==> flow/design.v <==
module pow_5_pipe
(
    input             clock,
    input      [17:0] n,
    output reg [17:0] n_pow_5
);
    reg [17:0] n_1, n_2, n_3;
    reg [17:0] n_pow_2, n_pow_3, n_pow_4;
    always @(posedge clock)
    begin
        n_1 <= n;
        n_2 <= n_1;
        n_3 <= n_2;
        n_pow_2 <= n * n;
        n_pow_3 <= n_pow_2 * n_1;
        n_pow_4 <= n_pow_3 * n_2;
        n_pow_5 <= n_pow_4 * n_3;
    end
endmodule
Appendix: tool output

## Step by step through the tools: pow_5_pipe

Tool output for the design above before and after an edit, in the order of the flow.
"original" refers to lines of the RTL above, "edited" to lines of the edited file.
"difference" is "edited" less "original", of the values as shown; "rel. change" is that difference over "original", in percent.
Operators: Yosys type, input widths -> output width; for muxes data width and select width s.
Cell names lack the library's common part.
The mark n/a stands for no value.

| inputs | value |
|---|---|
| top module | pow_5_pipe |
| clock | clock |
| standard-cell library | sky130hd |
| timing corner | tt_025C_1v80 |

## Diff

Unified diff, file above to edited file.
A script made this edit. It was not meant as an optimisation and need not keep what the design does.

```diff
@@ -2,5 +2,5 @@
 (
     input             clock,
-    input      [17:0] n,
+    input      [16:0] n,
     output reg [17:0] n_pow_5
 );
```

## After elaboration

Counts by Yosys on the flattened word-level netlist (proc, flatten, opt, wreduce; memories kept). Register bits leave out memories and registers merged into their read ports (data or address); mux counts leave out enables and synchronous resets folded into registers. Print and check cells are left out. Cells with the same type and inputs are merged into one.

Word-level totals:

| element | original | edited | difference | rel. change (%) |
|---|---|---|---|---|
| word width x clocked read ports | 0 | 0 | 0 | n/a |
| elaborated cells | 11 | 11 | 0 | 0.00 |
| output and inout bits | 18 | 18 | 0 | 0.00 |
| memory bits (read-only) | 0 | 0 | 0 | n/a |
| RAM bits | 0 | 0 | 0 | n/a |
| latch bits | 0 | 0 | 0 | n/a |
| bits of input ports | 19 | 18 | -1 | -5.26 |
| memories kept | 0 | 0 | 0 | n/a |
| bits in registers | 126 | 123 | -3 | -2.38 |

Operators by class:

| element | original | edited | difference | rel. change (%) |
|---|---|---|---|---|
| shifts and indexed selects | 0 | 0 | 0 | n/a |
| bitwise logic cells | 0 | 0 | 0 | n/a |
| div/mod/pow operators | 0 | 0 | 0 | n/a |
| multiplexer cells | 0 | 0 | 0 | n/a |
| eq/ne operators | 0 | 0 | 0 | n/a |
| reduce/logical cells | 0 | 0 | 0 | n/a |
| multipliers | 4 | 4 | 0 | 0.00 |
| $add $sub $neg | 0 | 0 | 0 | n/a |
| magnitude comparators | 0 | 0 | 0 | n/a |

Operators with widths:

| cell | original | edited | difference | rel. change (%) |
|---|---|---|---|---|
| $mul 18x18->18 | 4 | 0 | -4 | -100.00 |
| $mul 18x17->18 | 0 | 3 | +3 | n/a |
| $mul 17x17->18 | 0 | 1 | +1 | n/a |

## Depth

Depth = most cells in a row (Yosys ltp): at word level without a register or memory, in the mapped netlist without a sequential cell, where the memories' decode and read muxes count.

Logic depth:

| element | original | edited | difference | rel. change (%) |
|---|---|---|---|---|
| depth in word-level cells | 1 | 1 | 0 | 0.00 |
| ABC_AREA | 0 | 0 | n/a | n/a |
| mapped depth | 22 | 21 | -1 | -4.55 |
| mapped depth without buffers | 21 | 20 | -1 | -4.76 |

## After synthesis

Yosys stat after the flow's synthesis: flattened, memories mapped to cells. It holds for the ABC_AREA given above (unset counts as 0); a run with the other value may have another netlist.

Mapped netlist:

| element | original | edited | difference | rel. change (%) |
|---|---|---|---|---|
| mapped area (µm²) | 21147.8 | 21112.7 | -35.1 | -0.17 |
| flip-flop cells | 122 | 119 | -3 | -2.46 |
| cells in the netlist | 2316 | 2340 | +24 | +1.04 |
| buffers | 63 | 69 | +6 | +9.52 |
| sequential part of the area (µm²) | 2442.3 | 2382.3 | -60.0 | -2.46 |

Cell types:

| type | original | edited | difference | rel. change (%) |
|---|---|---|---|---|
| nand2_1 | 286 | 346 | +60 | +20.98 |
| and2_1 | 284 | 226 | -58 | -20.42 |
| nor2_1 | 22 | 38 | +16 | +72.73 |
| a21o_1 | 17 | 8 | -9 | -52.94 |
| o21ai_1 | 10 | 1 | -9 | -90.00 |
| xor2_1 | 31 | 24 | -7 | -22.58 |
| xnor2_1 | 125 | 131 | +6 | +4.80 |
| fa_1 | 412 | 417 | +5 | +1.21 |
| nor3_1 | 5 | 10 | +5 | +100.00 |
| o21a_1 | 11 | 15 | +4 | +36.36 |
| ha_1 | 218 | 215 | -3 | -1.38 |
| dfxtp_1 | 122 | 119 | -3 | -2.46 |
| o21ai_0 | 10 | 13 | +3 | +30.00 |
| buf_2 | 4 | 7 | +3 | +75.00 |
| o21bai_1 | 4 | 1 | -3 | -75.00 |
| o31ai_1 | 3 | 0 | -3 | -100.00 |
| a211oi_1 | 2 | 5 | +3 | +150.00 |
| or2_2 | 1 | 4 | +3 | +300.00 |

The list need not be complete.

## Worst setup path after synthesis

Path of least setup slack by OpenSTA after synthesis, without wires, with an ideal clock, recovery checks aside; 20% of the period is set as input and as output delay. Where synthesis merged equal registers, the netlist keeps one of their names.

Timing post-synthesis:

| element | original | edited | difference | rel. change (%) |
|---|---|---|---|---|
| kind | input port to flip-flop | input port to flip-flop | n/a | n/a |
| from | in n[3] | in n[3] | n/a | n/a |
| to | reg n_pow_2[16] | reg n_pow_2[17] | n/a | n/a |
| data required time (ps) | 6330 | 6280 | -50 | -0.79 |
| time at the first pin (ps) | 1280 | 1280 | 0 | 0.00 |
| setup time (ps) | 70 | 120 | +50 | n/a |
| external input delay (ps) | 1280 | 1280 | 0 | 0.00 |
| stages | 18 | 18 | 0 | 0.00 |
| path buffers | 1 | 1 | 0 | 0.00 |
| path slack (ps) | 447 | 436 | -11 | n/a |
| arrival (ps) | 5883 | 5844 | -39 | -0.66 |
| clock period (ps) | 6400 | 6400 | 0 | 0.00 |
| path delay (ps) | 4673 | 4684 | +11 | +0.24 |
| synthesis period reached (ps) | 5953 | 5964 | +11 | +0.18 |

"path delay" = arrival - input delay + setup time.
"stages" counts driving pins, that of a launching flip-flop among them; a cell with two outputs on the path counts twice.
"synthesis period reached" = period - worst setup slack (recovery checks aside). The figure is calculated, with input and output delays left at 20% of the set period.
Between the ends stands the longest chain of elaborated cells between them, by number of cells; it is not shown to be the way that was timed. Of several equally long chains one is given.
Each line given opens the expression or statement behind the cell; cells for indexed reads and writes are added by Yosys, which also makes memories of some case tables.

| on the way, post-synthesis, original | value |
|---|---|
| cell sequence | clkbuf_1 -> and2_1 -> inv_1 -> fa_1 -> fa_1 -> inv_1 -> fa_1 -> fa_1 -> fa_1 -> inv_1 -> fa_1 -> inv_1 -> ha_1 -> or3_1 -> o21ai_0 -> a21oi_1 -> a41oi_1 -> a21boi_1 |
| length of the longest elaborated chain | 1 |
| elaborated cells on any way between the ends | 1 |
| source lines of those cells | 1 |
| those cells by class | 1 x mul |

Ends and longest elaborated chain, post-synthesis, original:

| element | RTL line | RTL |
|---|---|---|
| from (decl) | 4 | `input      [17:0] n,` |
| $mul 18x18->18 | 14 | `n_pow_2 <= n * n;` |
| to (assign) | 14 |  |
| to (decl) | 8 | `reg [17:0] n_pow_2, n_pow_3, n_pow_4;` |

| on the way, post-synthesis, edited | value |
|---|---|
| cell sequence | clkbuf_1 -> nand2_1 -> fa_1 -> inv_1 -> fa_1 -> ha_1 -> fa_1 -> inv_1 -> fa_1 -> fa_1 -> inv_1 -> ha_1 -> nor2b_1 -> a311o_1 -> a31o_1 -> a211oi_2 -> a21oi_1 -> xnor2_1 |
| length of the longest elaborated chain | 1 |
| elaborated cells on any way between the ends | 1 |
| source lines of those cells | 1 |
| those cells by class | 1 x mul |

Ends and longest elaborated chain, post-synthesis, edited:

| element | RTL line | RTL |
|---|---|---|
| from (decl) | 4 | `input      [16:0] n,` |
| $mul 17x17->18 | 14 | `n_pow_2 <= n * n;` |
| to (assign) | 14 |  |
| to (decl) | 8 | `reg [17:0] n_pow_2, n_pow_3, n_pow_4;` |

## Path in the finished layout

From the final timing report of each run of set A: the path of least setup slack in the routed layout; clock arrival at registers is part of the times.
The path's times are printed in steps of 10 ps; the period is the one set.

Timing post-layout:

| element | original | edited | difference | rel. change (%) |
|---|---|---|---|---|
| kind | input port to flip-flop | input port to flip-flop | n/a | n/a |
| from | in n[5] | in n[4] | n/a | n/a |
| to | reg n_pow_2[16] | reg n_pow_2[17] | n/a | n/a |
| arrival (ps) | 6550 | 6400 | -150 | -2.29 |
| path buffers | 1 | 1 | 0 | 0.00 |
| stages | 19 | 18 | -1 | -5.26 |
| time at the first pin (ps) | 1280 | 1280 | 0 | 0.00 |
| path slack (ps) | 260 | 320 | +60 | n/a |
| external input delay (ps) | 1280 | 1280 | 0 | 0.00 |
| data required time (ps) | 6810 | 6730 | -80 | -1.17 |
| clock period (ps) | 6400 | 6400 | 0 | 0.00 |
| setup time (ps) | 70 | 110 | +40 | n/a |

Between the ends stands the longest chain of elaborated cells between them, by number of cells; it is not shown to be the way that was timed. Of several equally long chains one is given.

| on the way, post-layout, original | value |
|---|---|
| cell sequence | clkdlybuf4s50_1 -> nand2_1 -> inv_1 -> fa_1 -> inv_1 -> fa_1 -> fa_1 -> inv_1 -> fa_1 -> fa_1 -> inv_1 -> fa_1 -> inv_1 -> ha_1 -> or3_1 -> o21ai_0 -> a21oi_1 -> a41oi_1 -> a21boi_1 |
| length of the longest elaborated chain | 1 |
| elaborated cells on any way between the ends | 1 |
| source lines of those cells | 1 |
| those cells by class | 1 x mul |

Ends and longest elaborated chain, post-layout, original:

| element | RTL line | RTL |
|---|---|---|
| from (decl) | 4 | `input      [17:0] n,` |
| $mul 18x18->18 | 14 | `n_pow_2 <= n * n;` |
| to (assign) | 14 |  |
| to (decl) | 8 | `reg [17:0] n_pow_2, n_pow_3, n_pow_4;` |

| on the way, post-layout, edited | value |
|---|---|
| cell sequence | clkdlybuf4s50_1 -> inv_1 -> fa_1 -> inv_1 -> fa_1 -> ha_1 -> fa_1 -> inv_1 -> fa_1 -> fa_1 -> inv_1 -> ha_1 -> nor2b_1 -> a311o_1 -> a31o_1 -> a211oi_2 -> a21oi_1 -> xnor2_1 |
| length of the longest elaborated chain | 1 |
| elaborated cells on any way between the ends | 1 |
| source lines of those cells | 1 |
| those cells by class | 1 x mul |

Ends and longest elaborated chain, post-layout, edited:

| element | RTL line | RTL |
|---|---|---|
| from (decl) | 4 | `input      [16:0] n,` |
| $mul 17x17->18 | 14 | `n_pow_2 <= n * n;` |
| to (assign) | 14 |  |
| to (decl) | 8 | `reg [17:0] n_pow_2, n_pow_3, n_pow_4;` |

## Flow runs

Runs of the flow (Yosys, OpenROAD) on both versions; the two runs of a pair have the same settings. The constraints put input and output delay at 20% of the set period each and load the outputs with 0.01 pF.

| flow settings, set A | value |
|---|---|
| period_ns | 6.4 |
| CAP_MARGIN | 20 |
| CORE_MARGIN | 2 |
| CORE_UTILIZATION | 40 |
| SLEW_MARGIN | 20 |

Results, set A:

| element | original | edited | difference | rel. change (%) |
|---|---|---|---|---|
| achieved clock period (ps) | 6141 | 6078 | -63 | -1.03 |
| worst slack on setup checks (ps) | 259 | 322 | +63 | n/a |
| worst hold slack in the final report (ps) | 358 | 385 | +27 | n/a |
| utilization of the finished layout (%) | 44.1 | 44.4 | +0.3 | n/a |
| die outline area (µm²) | 54725.6 | 54636.7 | -88.9 | -0.16 |
| netlist area reported by Yosys (µm²) | 21147.8 | 21112.7 | -35.1 | -0.17 |
| standard-cell area after layout (µm²) | 23103.4 | 23237.3 | +133.9 | +0.58 |
| summed negative setup slack (ps) | 0 | 0 | 0 | n/a |

| flow settings, set B | value |
|---|---|
| CORE_ASPECT_RATIO | 1.03 |
| CORE_UTILIZATION | 50 |
| CTS_CLUSTER_DIAMETER | 128 |
| GPL_TIMING_DRIVEN | 0 |
| HOLD_SLACK_MARGIN | 0.1 |
| PLACE_DENSITY_LB_ADDON | 0.02 |
| TNS_END_PERCENT | 80 |
| period_ns | 11.0 |
| CAP_MARGIN | 20 |
| CORE_MARGIN | 2 |
| SLEW_MARGIN | 20 |

Results, set B:

| element | original | edited | difference | rel. change (%) |
|---|---|---|---|---|
| achieved clock period (ps) | 7889 | 7953 | +64 | +0.81 |
| worst slack on setup checks (ps) | 3111 | 3047 | -64 | n/a |
| worst hold slack in the final report (ps) | 349 | 344 | -5 | n/a |
| utilization of the finished layout (%) | 54.7 | 54.6 | -0.1 | n/a |
| die outline area (µm²) | 43956.5 | 43885.2 | -71.3 | -0.16 |
| netlist area reported by Yosys (µm²) | 21147.8 | 21112.7 | -35.1 | -0.17 |
| standard-cell area after layout (µm²) | 22833.1 | 22775.6 | -57.5 | -0.25 |
| summed negative setup slack (ps) | 0 | 0 | 0 | n/a |

"achieved clock period" means the clock period less the worst setup slack. The figure is calculated, with input and output delays left at 20% of the set period.
